==> flow/design.v <==
module axi_gpio
#(
    parameter C_ALL_INPUTS        = 0,             
    parameter C_ALL_OUTPUTS       = 0,             
    parameter C_GPIO_WIDTH        = 32,            
    parameter C_DOUT_DEFAULT      = 32'h00000000,  
    parameter C_TRI_DEFAULT       = 32'hFFFFFFFF,  
    parameter C_IS_DUAL           = 0,             
    parameter C_ALL_INPUTS_2      = 0,             
    parameter C_ALL_OUTPUTS_2     = 0,             
    parameter C_GPIO2_WIDTH       = 32,            
    parameter C_DOUT_DEFAULT_2    = 32'h00000000,  
    parameter C_TRI_DEFAULT_2     = 32'hFFFFFFFF,  
    parameter C_INTERRUPT_PRESENT = 0              
)
(
    input  logic        ACLK,                     
    input  logic        ARESETn,                  
    input  logic  [8:0] s_axi_AWADDR,             
    input  logic        s_axi_AWVALID,            
    output logic        s_axi_AWREADY,            
    input  logic [31:0] s_axi_WDATA,              
    input  logic  [3:0] s_axi_WSTRB,              
    input  logic        s_axi_WVALID,             
    output logic        s_axi_WREADY,             
    output logic  [1:0] s_axi_BRESP,              
    output logic        s_axi_BVALID,             
    input  logic        s_axi_BREADY,             
    input  logic  [8:0] s_axi_ARADDR,             
    input  logic        s_axi_ARVALID,            
    output logic        s_axi_ARREADY,            
    output logic [31:0] s_axi_RDATA,              
    output logic  [1:0] s_axi_RRESP,              
    output logic        s_axi_RVALID,             
    input  logic        s_axi_RREADY,             
    output logic ip2intc_irpt,                    
    input  logic  [C_GPIO_WIDTH-1:0] gpio_io_i,   
    output logic  [C_GPIO_WIDTH-1:0] gpio_io_o,   
    output logic  [C_GPIO_WIDTH-1:0] gpio_io_t,   
    input  logic [C_GPIO2_WIDTH-1:0] gpio2_io_i,  
    output logic [C_GPIO2_WIDTH-1:0] gpio2_io_o,  
    output logic [C_GPIO2_WIDTH-1:0] gpio2_io_t   
);
localparam REG_GPIO_IO       = 9'h000;  
localparam REG_GPIO_IO_T     = 9'h004;  
localparam REG_GPIO2_IO      = 9'h008;  
localparam REG_GPIO2_IO_T    = 9'h00C;  
localparam REG_GLOBAL_INT_EN = 9'h11C;  
localparam REG_IP_INT_EN     = 9'h120;  
localparam REG_IP_INT_STATUS = 9'h128;  
localparam GPIO_IO_HIGH_0  = (C_GPIO_WIDTH >  8) ?  7 : C_GPIO_WIDTH-1;
localparam GPIO_IO_HIGH_1  = (C_GPIO_WIDTH > 16) ? 15 : C_GPIO_WIDTH-1;
localparam GPIO_IO_HIGH_2  = (C_GPIO_WIDTH > 24) ? 23 : C_GPIO_WIDTH-1;
localparam GPIO_IO_HIGH_3  = (C_GPIO_WIDTH > 32) ? 31 : C_GPIO_WIDTH-1;
localparam GPIO2_IO_HIGH_0 = (C_GPIO2_WIDTH >  8) ?  7 : C_GPIO2_WIDTH-1;
localparam GPIO2_IO_HIGH_1 = (C_GPIO2_WIDTH > 16) ? 15 : C_GPIO2_WIDTH-1;
localparam GPIO2_IO_HIGH_2 = (C_GPIO2_WIDTH > 24) ? 23 : C_GPIO2_WIDTH-1;
localparam GPIO2_IO_HIGH_3 = (C_GPIO2_WIDTH > 32) ? 31 : C_GPIO2_WIDTH-1;
logic [8:0] awaddr;
logic [8:0] araddr;
logic [C_GPIO_WIDTH-1:0]  gpio_io_i_reg;
logic [C_GPIO2_WIDTH-1:0] gpio2_io_i_reg;
logic [C_GPIO_WIDTH-1:0]  gpio_io_i_reg2;
logic [C_GPIO2_WIDTH-1:0] gpio2_io_i_reg2;
logic global_int_en;
logic [1:0] ip_int_en;
logic [1:0] ip_int_status;
logic clk;
logic rst;  
logic write_strobe;
logic read_strobe;
logic wr_reg_gpio_io;
logic wr_reg_gpio_io_t;
logic wr_reg_gpio2_io;
logic wr_reg_gpio2_io_t;
logic wr_reg_global_int_en;
logic wr_reg_ip_int_en;
logic wr_reg_ip_int_status;
assign clk = ACLK;
always_ff @(posedge clk) begin
    rst <= ~ARESETn;
end
assign write_strobe = s_axi_AWVALID && s_axi_WVALID && !s_axi_BVALID;
assign awaddr = {s_axi_AWADDR[8:2], 2'b00};
assign wr_reg_gpio_io       = (awaddr == REG_GPIO_IO      );
assign wr_reg_gpio_io_t     = (awaddr == REG_GPIO_IO_T    );
assign wr_reg_gpio2_io      = (awaddr == REG_GPIO2_IO     );
assign wr_reg_gpio2_io_t    = (awaddr == REG_GPIO2_IO_T   );
assign wr_reg_global_int_en = (awaddr == REG_GLOBAL_INT_EN);
assign wr_reg_ip_int_en     = (awaddr == REG_IP_INT_EN    );
assign wr_reg_ip_int_status = (awaddr == REG_IP_INT_STATUS);
assign s_axi_BRESP = 2'b00;  
generate
if (!C_ALL_INPUTS) begin
    if (C_GPIO_WIDTH > 0) begin
        always_ff @(posedge clk) begin
            if (rst)
                gpio_io_o[GPIO_IO_HIGH_0:0] <= C_DOUT_DEFAULT[GPIO_IO_HIGH_0:0];
            else if (write_strobe && wr_reg_gpio_io && s_axi_WSTRB[0])
                gpio_io_o[GPIO_IO_HIGH_0:0] <= s_axi_WDATA[GPIO_IO_HIGH_0:0];
        end
    end
    if (C_GPIO_WIDTH > 8) begin
        always_ff @(posedge clk) begin
            if (rst)
                gpio_io_o[GPIO_IO_HIGH_1:8] <= C_DOUT_DEFAULT[GPIO_IO_HIGH_1:8];
            else if (write_strobe && wr_reg_gpio_io && s_axi_WSTRB[1])
                gpio_io_o[GPIO_IO_HIGH_1:8] <= s_axi_WDATA[GPIO_IO_HIGH_1:8];
        end
    end
    if (C_GPIO_WIDTH > 16) begin
        always_ff @(posedge clk) begin
            if (rst)
                gpio_io_o[GPIO_IO_HIGH_2:16] <= C_DOUT_DEFAULT[GPIO_IO_HIGH_2:16];
            else if (write_strobe && wr_reg_gpio_io && s_axi_WSTRB[2])
                gpio_io_o[GPIO_IO_HIGH_2:16] <= s_axi_WDATA[GPIO_IO_HIGH_2:16];
        end
    end
    if (C_GPIO_WIDTH > 24) begin
        always_ff @(posedge clk) begin
            if (rst)
                gpio_io_o[GPIO_IO_HIGH_3:24] <= C_DOUT_DEFAULT[GPIO_IO_HIGH_3:24];
            else if (write_strobe && wr_reg_gpio_io && s_axi_WSTRB[3])
                gpio_io_o[GPIO_IO_HIGH_3:24] <= s_axi_WDATA[GPIO_IO_HIGH_3:24];
        end
    end
end
else begin
    assign gpio_io_o = C_DOUT_DEFAULT;
end
if (!C_ALL_INPUTS && !C_ALL_OUTPUTS) begin
    if (C_GPIO_WIDTH > 0) begin
        always_ff @(posedge clk) begin
            if (rst)
                gpio_io_t[GPIO_IO_HIGH_0:0] <= C_DOUT_DEFAULT[GPIO_IO_HIGH_0:0];
            else if (write_strobe && wr_reg_gpio_io_t && s_axi_WSTRB[0])
                gpio_io_t[GPIO_IO_HIGH_0:0] <= s_axi_WDATA[GPIO_IO_HIGH_0:0];
        end
    end
    if (C_GPIO_WIDTH > 8) begin
        always_ff @(posedge clk) begin
            if (rst)
                gpio_io_t[GPIO_IO_HIGH_1:8] <= C_DOUT_DEFAULT[GPIO_IO_HIGH_1:8];
            else if (write_strobe && wr_reg_gpio_io_t && s_axi_WSTRB[1])
                gpio_io_t[GPIO_IO_HIGH_1:8] <= s_axi_WDATA[GPIO_IO_HIGH_1:8];
        end
    end
    if (C_GPIO_WIDTH > 16) begin
        always_ff @(posedge clk) begin
            if (rst)
                gpio_io_t[GPIO_IO_HIGH_2:16] <= C_DOUT_DEFAULT[GPIO_IO_HIGH_2:16];
            else if (write_strobe && wr_reg_gpio_io_t && s_axi_WSTRB[2])
                gpio_io_t[GPIO_IO_HIGH_2:16] <= s_axi_WDATA[GPIO_IO_HIGH_2:16];
        end
    end
    if (C_GPIO_WIDTH > 24) begin
        always_ff @(posedge clk) begin
            if (rst)
                gpio_io_t[GPIO_IO_HIGH_3:24] <= C_DOUT_DEFAULT[GPIO_IO_HIGH_3:24];
            else if (write_strobe && wr_reg_gpio_io_t && s_axi_WSTRB[3])
                gpio_io_t[GPIO_IO_HIGH_3:24] <= s_axi_WDATA[GPIO_IO_HIGH_3:24];
        end
    end
end
else begin
    assign gpio_io_t = C_TRI_DEFAULT;
end
if (C_IS_DUAL && !C_ALL_INPUTS_2) begin
    if (C_GPIO2_WIDTH > 0) begin
        always_ff @(posedge clk) begin
            if (rst)
                gpio2_io_o[GPIO2_IO_HIGH_0:0] <= C_DOUT_DEFAULT[GPIO2_IO_HIGH_0:0];
            else if (write_strobe && wr_reg_gpio2_io && s_axi_WSTRB[0])
                gpio2_io_o[GPIO2_IO_HIGH_0:0] <= s_axi_WDATA[GPIO2_IO_HIGH_0:0];
        end
    end
    if (C_GPIO2_WIDTH > 8) begin
        always_ff @(posedge clk) begin
            if (rst)
                gpio2_io_o[GPIO2_IO_HIGH_1:8] <= C_DOUT_DEFAULT[GPIO2_IO_HIGH_1:8];
            else if (write_strobe && wr_reg_gpio2_io && s_axi_WSTRB[1])
                gpio2_io_o[GPIO2_IO_HIGH_1:8] <= s_axi_WDATA[GPIO2_IO_HIGH_1:8];
        end
    end
    if (C_GPIO2_WIDTH > 16) begin
        always_ff @(posedge clk) begin
            if (rst)
                gpio2_io_o[GPIO2_IO_HIGH_2:16] <= C_DOUT_DEFAULT[GPIO2_IO_HIGH_2:16];
            else if (write_strobe && wr_reg_gpio2_io && s_axi_WSTRB[2])
                gpio2_io_o[GPIO2_IO_HIGH_2:16] <= s_axi_WDATA[GPIO2_IO_HIGH_2:16];
        end
    end
    if (C_GPIO2_WIDTH > 24) begin
        always_ff @(posedge clk) begin
            if (rst)
                gpio2_io_o[GPIO2_IO_HIGH_3:24] <= C_DOUT_DEFAULT[GPIO2_IO_HIGH_3:24];
            else if (write_strobe && wr_reg_gpio2_io && s_axi_WSTRB[3])
                gpio2_io_o[GPIO2_IO_HIGH_3:24] <= s_axi_WDATA[GPIO2_IO_HIGH_3:24];
        end
    end
end
else begin
    assign gpio2_io_o = C_DOUT_DEFAULT_2;
end
if (C_IS_DUAL && !C_ALL_INPUTS_2 && !C_ALL_OUTPUTS_2) begin
    if (C_GPIO2_WIDTH > 0) begin
        always_ff @(posedge clk) begin
            if (rst)
                gpio2_io_t[GPIO2_IO_HIGH_0:0] <= C_DOUT_DEFAULT[GPIO2_IO_HIGH_0:0];
            else if (write_strobe && wr_reg_gpio2_io_t && s_axi_WSTRB[0])
                gpio2_io_t[GPIO2_IO_HIGH_0:0] <= s_axi_WDATA[GPIO2_IO_HIGH_0:0];
        end
    end
    if (C_GPIO2_WIDTH > 8) begin
        always_ff @(posedge clk) begin
            if (rst)
                gpio2_io_t[GPIO2_IO_HIGH_1:8] <= C_DOUT_DEFAULT[GPIO2_IO_HIGH_1:8];
            else if (write_strobe && wr_reg_gpio2_io_t && s_axi_WSTRB[1])
                gpio2_io_t[GPIO2_IO_HIGH_1:8] <= s_axi_WDATA[GPIO2_IO_HIGH_1:8];
        end
    end
    if (C_GPIO2_WIDTH > 16) begin
        always_ff @(posedge clk) begin
            if (rst)
                gpio2_io_t[GPIO2_IO_HIGH_2:16] <= C_DOUT_DEFAULT[GPIO2_IO_HIGH_2:16];
            else if (write_strobe && wr_reg_gpio2_io_t && s_axi_WSTRB[2])
                gpio2_io_t[GPIO2_IO_HIGH_2:16] <= s_axi_WDATA[GPIO2_IO_HIGH_2:16];
        end
    end
    if (C_GPIO2_WIDTH > 24) begin
        always_ff @(posedge clk) begin
            if (rst)
                gpio2_io_t[GPIO2_IO_HIGH_3:24] <= C_DOUT_DEFAULT[GPIO2_IO_HIGH_3:24];
            else if (write_strobe && wr_reg_gpio2_io_t && s_axi_WSTRB[3])
                gpio2_io_t[GPIO2_IO_HIGH_3:24] <= s_axi_WDATA[GPIO2_IO_HIGH_3:24];
        end
    end
end
else begin
    assign gpio2_io_t = C_TRI_DEFAULT;
end
if (C_INTERRUPT_PRESENT) begin
    always_ff @(posedge clk) begin
        if (rst) begin
            global_int_en <= 1'b0;
            ip_int_en <= 2'b00;
        end
        else if (write_strobe) begin
            if (wr_reg_global_int_en && s_axi_WSTRB[3]) global_int_en <= s_axi_WDATA[31];
            if (wr_reg_ip_int_en && s_axi_WSTRB[0]) ip_int_en <= s_axi_WDATA[1:0];
        end
    end
end
else begin
    assign global_int_en = 1'b0;
    assign ip_int_en = 2'b00;
end
endgenerate
always_ff @(posedge clk) begin
    if (rst) begin
        s_axi_AWREADY <= 1'b0;
        s_axi_WREADY  <= 1'b0;
        s_axi_BVALID  <= 1'b0;
    end
    else begin
        s_axi_AWREADY <= write_strobe;
        s_axi_WREADY  <= write_strobe;
        if (write_strobe) begin
            s_axi_BVALID  <= 1'b1;
        end
        else if (s_axi_BVALID) begin
            s_axi_BVALID  <= ~s_axi_BREADY;
        end
    end
end
generate
if (!C_ALL_OUTPUTS) begin
    always_ff @(posedge clk) begin
        gpio_io_i_reg  <= gpio_io_i;
    end
end
else begin
    assign gpio_io_i_reg = '0;
end
if (C_IS_DUAL && !C_ALL_OUTPUTS_2) begin
    always_ff @(posedge clk) begin
        gpio2_io_i_reg <= gpio2_io_i;
    end
end
else begin
    assign gpio2_io_i_reg = '0;
end
endgenerate
generate
if (C_INTERRUPT_PRESENT) begin
    always_ff @(posedge clk) begin
        if (rst) begin
            gpio_io_i_reg2  <= '0;
            gpio2_io_i_reg2 <= '0;
            ip_int_status   <= '0;
            ip2intc_irpt    <= 1'b0;
        end
        else begin
            gpio_io_i_reg2  <= gpio_io_i_reg;
            if (gpio_io_i_reg != gpio_io_i_reg2) begin
                ip_int_status[0] <= 1'b1;
            end
            else if (write_strobe && wr_reg_ip_int_status && s_axi_WSTRB[0]) begin
                ip_int_status[0] <= s_axi_WDATA[0] ^ ip_int_status[0];
            end
            gpio2_io_i_reg2 <= gpio2_io_i_reg;
            if (gpio2_io_i_reg != gpio2_io_i_reg2) begin
                ip_int_status[1] <= 1'b1;
            end
            else if (write_strobe && wr_reg_ip_int_status && s_axi_WSTRB[0]) begin
                ip_int_status[1] <= s_axi_WDATA[1] ^ ip_int_status[1];
            end
            ip2intc_irpt <= |ip_int_status[1:0];
        end
    end
end
else begin
    assign ip2intc_irpt = 1'b0;
    assign ip_int_status = 2'b00;
    assign gpio_io_i_reg2 = '0;
    assign gpio2_io_i_reg2 = '0;
end
endgenerate
assign read_strobe = s_axi_ARVALID && !s_axi_RVALID;
assign s_axi_RRESP = 2'b00;  
assign araddr = {s_axi_ARADDR[8:2],2'b00};
always_ff @(posedge clk) begin
    if (rst) begin
        s_axi_ARREADY <= '0;
        s_axi_RDATA   <= '0;
        s_axi_RVALID  <= '0;
    end
    else begin
        s_axi_ARREADY <= read_strobe;
        if (read_strobe) begin
            s_axi_RDATA <= 32'd0;  
            unique case (araddr)
                REG_GPIO_IO       : s_axi_RDATA <= gpio_io_i_reg;           
                REG_GPIO_IO_T     : s_axi_RDATA <= gpio_io_t;               
                REG_GPIO2_IO      : s_axi_RDATA <= gpio2_io_i_reg;          
                REG_GPIO2_IO_T    : s_axi_RDATA <= gpio2_io_t;              
                REG_GLOBAL_INT_EN : s_axi_RDATA <= {global_int_en, 30'd0};  
                REG_IP_INT_EN     : s_axi_RDATA <= {30'd0, ip_int_en};      
                REG_IP_INT_STATUS : s_axi_RDATA <= {30'd0, ip_int_status};  
                default : s_axi_RDATA <= 32'd0;          
            endcase
        end
        if (read_strobe) begin
            s_axi_RVALID <= 1'b1;
        end
        else if (s_axi_RVALID) begin
            s_axi_RVALID <= ~s_axi_RREADY;
        end
    end
end
endmodule
module axi_gpio_expanded
#(
    parameter C_ALL_INPUTS        = 0,             
    parameter C_ALL_OUTPUTS       = 0,             
    parameter C_GPIO_WIDTH        = 32,            
    parameter C_DOUT_DEFAULT      = 32'h00000000,  
    parameter C_TRI_DEFAULT       = 32'hFFFFFFFF,  
    parameter C_IS_DUAL           = 1,             
    parameter C_ALL_INPUTS_2      = 0,             
    parameter C_ALL_OUTPUTS_2     = 0,             
    parameter C_GPIO2_WIDTH       = 32,            
    parameter C_DOUT_DEFAULT_2    = 32'h00000000,  
    parameter C_TRI_DEFAULT_2     = 32'hFFFFFFFF,  
    parameter C_INTERRUPT_PRESENT = 1              
)
(
    input logic ACLK,     
    input logic ARESETn,  
    input  logic              [8:2] AWADDR,    
    input  logic              [2:0] AWPROT,    
    input  logic                    AWVALID,   
    output logic                    AWREADY,   
    input  logic             [31:0] WDATA,   
    input  logic              [3:0] WSTRB,   
    input  logic                    WVALID,  
    output logic                    WREADY,  
    output logic              [1:0] BRESP,   
    output logic                    BVALID,  
    input  logic                    BREADY,  
    input  logic              [8:2] ARADDR,    
    input  logic              [2:0] ARPROT,    
    input  logic                    ARVALID,   
    output logic                    ARREADY,   
    output logic             [31:0] RDATA,   
    output logic              [1:0] RRESP,   
    output logic                    RVALID,  
    input  logic                    RREADY,  
    output logic ip2intc_irpt,                    
    input  logic  [C_GPIO_WIDTH-1:0] gpio_io_i,   
    output logic  [C_GPIO_WIDTH-1:0] gpio_io_o,   
    output logic  [C_GPIO_WIDTH-1:0] gpio_io_t,   
    input  logic [C_GPIO2_WIDTH-1:0] gpio2_io_i,  
    output logic [C_GPIO2_WIDTH-1:0] gpio2_io_o,  
    output logic [C_GPIO2_WIDTH-1:0] gpio2_io_t   
);
   axi_gpio #(.C_ALL_INPUTS(C_ALL_INPUTS),
              .C_ALL_OUTPUTS(C_ALL_OUTPUTS),
              .C_GPIO_WIDTH(C_GPIO_WIDTH),
              .C_DOUT_DEFAULT(C_DOUT_DEFAULT),
              .C_TRI_DEFAULT(C_TRI_DEFAULT),
              .C_IS_DUAL(C_IS_DUAL),
              .C_ALL_INPUTS_2(C_ALL_INPUTS_2),
              .C_ALL_OUTPUTS_2(C_ALL_OUTPUTS_2),
              .C_GPIO2_WIDTH(C_GPIO2_WIDTH),
              .C_DOUT_DEFAULT_2(C_DOUT_DEFAULT_2),
              .C_TRI_DEFAULT_2(C_TRI_DEFAULT_2),
              .C_INTERRUPT_PRESENT(C_INTERRUPT_PRESENT))
     gpio(.ACLK(ACLK), .ARESETn(ARESETn),
          .s_axi_AWADDR({AWADDR, 2'b00}), .s_axi_AWVALID(AWVALID), .s_axi_AWREADY(AWREADY),
          .s_axi_WDATA(WDATA), .s_axi_WSTRB(WSTRB), .s_axi_WVALID(WVALID), .s_axi_WREADY(WREADY),
          .s_axi_BRESP(BRESP), .s_axi_BVALID(BVALID), .s_axi_BREADY(BREADY),
          .s_axi_ARADDR({ARADDR, 2'b00}), .s_axi_ARVALID(ARVALID), .s_axi_ARREADY(ARREADY),
          .s_axi_RDATA(RDATA), .s_axi_RRESP(RRESP), .s_axi_RVALID(RVALID), .s_axi_RREADY(RREADY),
          .ip2intc_irpt(ip2intc_irpt),
          .gpio_io_i(gpio_io_i), .gpio_io_o(gpio_io_o), .gpio_io_t(gpio_io_t),
          .gpio2_io_i(gpio2_io_i), .gpio2_io_o(gpio2_io_o), .gpio2_io_t(gpio2_io_t));
endmodule
Step by step through the tools: axi_gpio_expanded
Tool output for the design above, in the order of the flow.
Lines are those of the file above, counted from 1.
Operators carry their Yosys type and port widths (W data, S select, Z words).
Not given: --
Set-up
  top: axi_gpio_expanded
  clock port: ACLK
  standard-cell library: sky130hd
  corner: tt_025C_1v80

Elaborated design
Counts by Yosys on the flattened word-level netlist (proc, flatten, opt, wreduce; memories kept). Register bits leave out memories and registers merged into their read ports (data or address). Print and check cells are left out. Cells with the same type and inputs are merged into one.
Operators by class
  eq/ne operators: 14
  multiplexer cells: 9
  bitwise gates (word level): 5
  reduce/logical cells: 36
Operators by type and width (number)
  $pmux W32 S7: 1
  $ne A32 B32 Y1: 2
  $eq A7 B7 Y1 const B: 6
  $eq A7 B2 Y1 const B: 4
  $logic_and A1 B1 Y1: 27
  $logic_not A9 Y1: 2
  $eq A7 B1 Y1 const B: 2
  $mux W1: 8
  $reduce_and A2 Y1: 2
  $reduce_bool A2 Y1: 2
  $not A1 Y1: 3
  $xor A1 B1 Y1: 2
  $logic_not A1 Y1: 2
  $reduce_or A2 Y1: 1
Storage and ports
  input port bits: 127
  word-level cells: 95
  output and inout bits: 170
  register bits after elaboration: 299

Logic depth
Longest topological path by Yosys (ltp), each cell counted once; first at word level (registers and memories cut), then after technology mapping (sequential cells cut; the memories' decode and read muxes count).
Depth
  depth after elaboration: 6
  ABC_AREA: 1
  gate-level depth with buffers: 10
  mapped depth without buffers: 10

Netlist
Yosys stat after the flow's synthesis: flattened, memories mapped to cells. It holds for the ABC_AREA given above (unset counts as 0); a run with the other value may have another netlist.
Cell types
  sky130_fd_sc_hd__dfxtp_1: number 299, area in all 5.99E+03 um^2
  sky130_fd_sc_hd__o21ai_0: number 179, area in all 895.859 um^2
  sky130_fd_sc_hd__inv_1: number 226, area in all 848.314 um^2
  sky130_fd_sc_hd__a21oi_1: number 161, area in all 805.773 um^2
  sky130_fd_sc_hd__nand2_1: number 142, area in all 533.011 um^2
  sky130_fd_sc_hd__nand3_1: number 92, area in all 460.442 um^2
  sky130_fd_sc_hd__xnor2_1: number 52, area in all 455.437 um^2
  sky130_fd_sc_hd__nor2_1: number 107, area in all 401.635 um^2
  sky130_fd_sc_hd__nand3_4: number 10, area in all 175.168 um^2
  sky130_fd_sc_hd__clkbuf_1: number 35, area in all 131.376 um^2
  sky130_fd_sc_hd__o21ai_1: number 25, area in all 125.12 um^2
  sky130_fd_sc_hd__buf_6: number 10, area in all 112.608 um^2
  sky130_fd_sc_hd__buf_2: number 18, area in all 90.086 um^2
  sky130_fd_sc_hd__buf_4: number 8, area in all 60.058 um^2
  sky130_fd_sc_hd__a21oi_2: number 5, area in all 43.792 um^2
  sky130_fd_sc_hd__o21ai_2: number 5, area in all 43.792 um^2
  sky130_fd_sc_hd__nor2_4: number 3, area in all 33.782 um^2
  sky130_fd_sc_hd__nand4_1: number 4, area in all 25.024 um^2
Not listed: further types 11, cells in them 18.
Synthesis totals
  mapped area: 11362.1 um^2
  buffer cells: 72
  area of sequential cells: 5985.7 um^2
  flip-flop cells: 299
  standard cells after synthesis: 1399

Worst setup path after synthesis
Source: OpenSTA report_checks on the synthesized netlist (no wires, ideal clock, input and output delay 20% of the period each), path of least setup slack; recovery checks are left aside. Register names are those of the netlist, which keeps one name where synthesis merged equal registers.
Timing post-synthesis
  kind: in2reg
  from: in AWADDR[7]
  to: reg gpio.gpio_io_o[13]
  period: 5.0 ns
  stages: 7
  slack: 2.891 ns
  input delay: 1.000 ns
  time at the first pin: 1.000 ns
  buffers on the path: 1
  arrival time: 1.994 ns
  required time: 4.885 ns
  delay of the path: 1.109 ns
  library setup time: 0.115 ns
  synthesis period reached: 2.109 ns
"delay of the path" = arrival - input delay + setup time.
"stages" counts driving pins, that of a launching flip-flop among them; a cell with two outputs on the path counts twice.
"synthesis period reached" is the clock period less the worst setup slack; recovery checks do not enter. This is arithmetic on one report: input and output delays are still those of the set period (20% each).
The rows between start and end are the longest chain of elaborated cells between them; the timing report does not say that the signal goes this way. Where chains are equally long, one stands for them.
A line is the first line of the expression or statement that the cell stems from. Yosys adds cells for indexed reads and writes and turns some case tables into memories.
Between the ends, post-synthesis
  cells stage by stage: sky130_fd_sc_hd__nor2_2 > sky130_fd_sc_hd__nand2_2 > sky130_fd_sc_hd__nor2_2 > sky130_fd_sc_hd__nand3_4 > sky130_fd_sc_hd__buf_6 > sky130_fd_sc_hd__o21ai_2 > sky130_fd_sc_hd__a21oi_2
  cells in the longest elaborated chain: 3
  elaborated cells on any way between the ends: 3
  classes of those cells: reduce/logical: 3
Ends and longest elaborated chain, post-synthesis
  start, declared: line 380  | input  logic              [8:2] AWADDR,
  $logic_not A9 Y1: line 85  | assign wr_reg_gpio_io       = (awaddr == REG_GPIO_IO      );
  $logic_and A1 B1 Y1 (2 in a row): line 107  | else if (write_strobe && wr_reg_gpio_io && s_axi_WSTRB[1])
  end, assigned: line 106  | gpio_io_o[GPIO_IO_HIGH_1:8] <= C_DOUT_DEFAULT[GPIO_IO_HIGH_1:8];
  end, assigned: line 108  | gpio_io_o[GPIO_IO_HIGH_1:8] <= s_axi_WDATA[GPIO_IO_HIGH_1:8];
  end, declared: line 38  | output logic  [C_GPIO_WIDTH-1:0] gpio_io_o,

Timing after layout
From the final timing report of run A: the path of least setup slack in the routed layout; clock arrival at registers is part of the times.
Timing after layout
  kind: in2reg
  from: in ARADDR[2]
  to: reg gpio.s_axi_RDATA[9]
  stages: 8
  slack: 0.08 ns
  arrival time: 2.61 ns
  time at the first pin: 0.45 ns
  buffers on the path: 2
  required time: 2.68 ns
  period: 2.25 ns
  library setup time: 0.07 ns
  input delay: 0.45 ns
The rows between start and end are the longest chain of elaborated cells between them; the timing report does not say that the signal goes this way. Where chains are equally long, one stands for them.
A register here has more assigning lines than the two given.
Between the ends, after layout
  cells stage by stage: sky130_fd_sc_hd__clkdlybuf4s50_1 > sky130_fd_sc_hd__nand2_1 > sky130_fd_sc_hd__nor2_4 > sky130_fd_sc_hd__nand2_2 > sky130_fd_sc_hd__clkbuf_1 > sky130_fd_sc_hd__o21ai_0 > sky130_fd_sc_hd__o21ai_0 > sky130_fd_sc_hd__a21oi_1
  cells in the longest elaborated chain: 2
  elaborated cells on any way between the ends: 8
  source lines of those cells: 1
  classes of those cells: eq/ne: 6; mux: 1; reduce/logical: 1
Ends and longest elaborated chain, after layout
  start, declared: line 391  | input  logic              [8:2] ARADDR,
  $eq A7 B7 Y1: line 342  | unique case (araddr)
  $pmux W32 S7: line 342
  end, assigned: line 343  | REG_GPIO_IO       : s_axi_RDATA <= gpio_io_i_reg;
  end, assigned: line 344  | REG_GPIO_IO_T     : s_axi_RDATA <= gpio_io_t;
  end, declared: line 32  | output logic [31:0] s_axi_RDATA,

Appendix: measured runs

Stored flow runs of axi_gpio_expanded (3 of them; Yosys, OpenROAD, sky130hd). They differ in their settings and are not a sequence. Constraints: input delay and output delay 20% of the set period each, output load 0.01 pF.
"achieved clock period (ns)" is the run's clock period less its worst setup slack. It is reckoned from that one timing run; input and output delays stay at 20% of the period that was set.
"worst setup path time (ns)" = time allowed to the worst setup path (clock period - input delay - output delay, where it has them) - its slack; a late launch clock adds to it, a late capture clock takes from it.
"finish__power__total" rests on the timing tool's default activity at the inputs, not on a simulated workload.

Flow files of run A
==> flow/run.sh <==
#!/bin/bash
# the make line also repeats the synthesis and layout settings of config.mk as NAME=value (left out here)
make -C /OpenROAD-flow-scripts/flow DESIGN_CONFIG=/design/flow/config.mk WORK_HOME=/design/flow/orfs CLKGATE_MAP_FILE= finish
==> flow/config.mk <==
export PLATFORM = sky130hd
export DESIGN_NAME = axi_gpio_expanded
export DESIGN_NICKNAME = axi_gpio_expanded
export VERILOG_FILES = /design/flow/design.v
export SDC_FILE = /design/flow/constraint.sdc
export NUM_CORES = 4
export LEC_CHECK = 0
export ABC_AREA = 1
export CAP_MARGIN = 5
export CELL_PAD_IN_SITES_DETAIL_PLACEMENT = 0
export CELL_PAD_IN_SITES_GLOBAL_PLACEMENT = 0
export CORE_ASPECT_RATIO = 0.96
export CORE_MARGIN = 2
export CORE_UTILIZATION = 46
export GPL_ROUTABILITY_DRIVEN = 0
export GPL_TIMING_DRIVEN = 0
export MAX_ROUTING_LAYER = met4
export PLACE_DENSITY_LB_ADDON = 0.11
export SLEW_MARGIN = 20
==> flow/constraint.sdc <==
create_clock -name core_clock -period 2.25 [get_ports {ACLK}]
set_input_delay 0.4500 -clock core_clock [delete_from_list [all_inputs] [get_ports {ACLK}]]
set_output_delay 0.4500 -clock core_clock [all_outputs]
set_load 0.01 [all_outputs]

report of run A
yosys chip area after synthesis (um^2): 11362.1
finish__design__die__area: 25974.3
finish__design__instance__area__stdcell: 15721.3
finish__design__instance__utilization: 0.6448
finish__timing__setup__ws: 0.075
finish__timing__setup__tns: 0.000
finish__timing__hold__ws: 0.391
finish__power__total: 1.176e-02
achieved clock period (ns): 2.175
worst setup path time (ns): 1.72
worst setup path kind: in2reg

Flow files of run B
==> flow/run.sh <==
#!/bin/bash
# the make line also repeats the synthesis and layout settings of config.mk as NAME=value (left out here)
make -C /OpenROAD-flow-scripts/flow DESIGN_CONFIG=/design/flow/config.mk WORK_HOME=/design/flow/orfs CLKGATE_MAP_FILE= finish
==> flow/config.mk <==
export PLATFORM = sky130hd
export DESIGN_NAME = axi_gpio_expanded
export DESIGN_NICKNAME = axi_gpio_expanded
export VERILOG_FILES = /design/flow/design.v
export SDC_FILE = /design/flow/constraint.sdc
export NUM_CORES = 4
export LEC_CHECK = 0
export ABC_AREA = 1
export CAP_MARGIN = 20
export CELL_PAD_IN_SITES_GLOBAL_PLACEMENT = 3
export CORE_ASPECT_RATIO = 0.86
export CORE_MARGIN = 2
export CORE_UTILIZATION = 48
export CTS_CLUSTER_DIAMETER = 263
export CTS_CLUSTER_SIZE = 86
export GPL_ROUTABILITY_DRIVEN = 0
export GPL_TIMING_DRIVEN = 0
export HOLD_SLACK_MARGIN = 0.2
export MAX_ROUTING_LAYER = met4
export MIN_ROUTING_LAYER = met2
export PLACE_DENSITY_LB_ADDON = 0.17
export SETUP_SLACK_MARGIN = -0.26
export SLEW_MARGIN = 30
==> flow/constraint.sdc <==
create_clock -name core_clock -period 4.06 [get_ports {ACLK}]
set_input_delay 0.8120 -clock core_clock [delete_from_list [all_inputs] [get_ports {ACLK}]]
set_output_delay 0.8120 -clock core_clock [all_outputs]
set_load 0.01 [all_outputs]

report of run B: did not finish, place, FLW-0024

Flow files of run C
==> flow/run.sh <==
#!/bin/bash
# the make line also repeats the synthesis and layout settings of config.mk as NAME=value (left out here)
make -C /OpenROAD-flow-scripts/flow DESIGN_CONFIG=/design/flow/config.mk WORK_HOME=/design/flow/orfs CLKGATE_MAP_FILE= finish
==> flow/config.mk <==
export PLATFORM = sky130hd
export DESIGN_NAME = axi_gpio_expanded
export DESIGN_NICKNAME = axi_gpio_expanded
export VERILOG_FILES = /design/flow/design.v
export SDC_FILE = /design/flow/constraint.sdc
export NUM_CORES = 4
export LEC_CHECK = 0
export CAP_MARGIN = 20
export CORE_MARGIN = 2
export CORE_UTILIZATION = 30
export SLEW_MARGIN = 20
==> flow/constraint.sdc <==
create_clock -name core_clock -period 3.04 [get_ports {ACLK}]
set_input_delay 0.6080 -clock core_clock [delete_from_list [all_inputs] [get_ports {ACLK}]]
set_output_delay 0.6080 -clock core_clock [all_outputs]
set_load 0.01 [all_outputs]

report of run C
yosys chip area after synthesis (um^2): 10607.7
finish__design__die__area: 36879.4
finish__design__instance__area__stdcell: 15038.2
finish__design__instance__utilization: 0.4332
finish__timing__setup__ws: 0.833
finish__timing__setup__tns: 0.000
finish__timing__hold__ws: 0.451
finish__power__total: 8.657e-03
achieved clock period (ns): 2.207
worst setup path time (ns): 1.60
worst setup path kind: reg2out
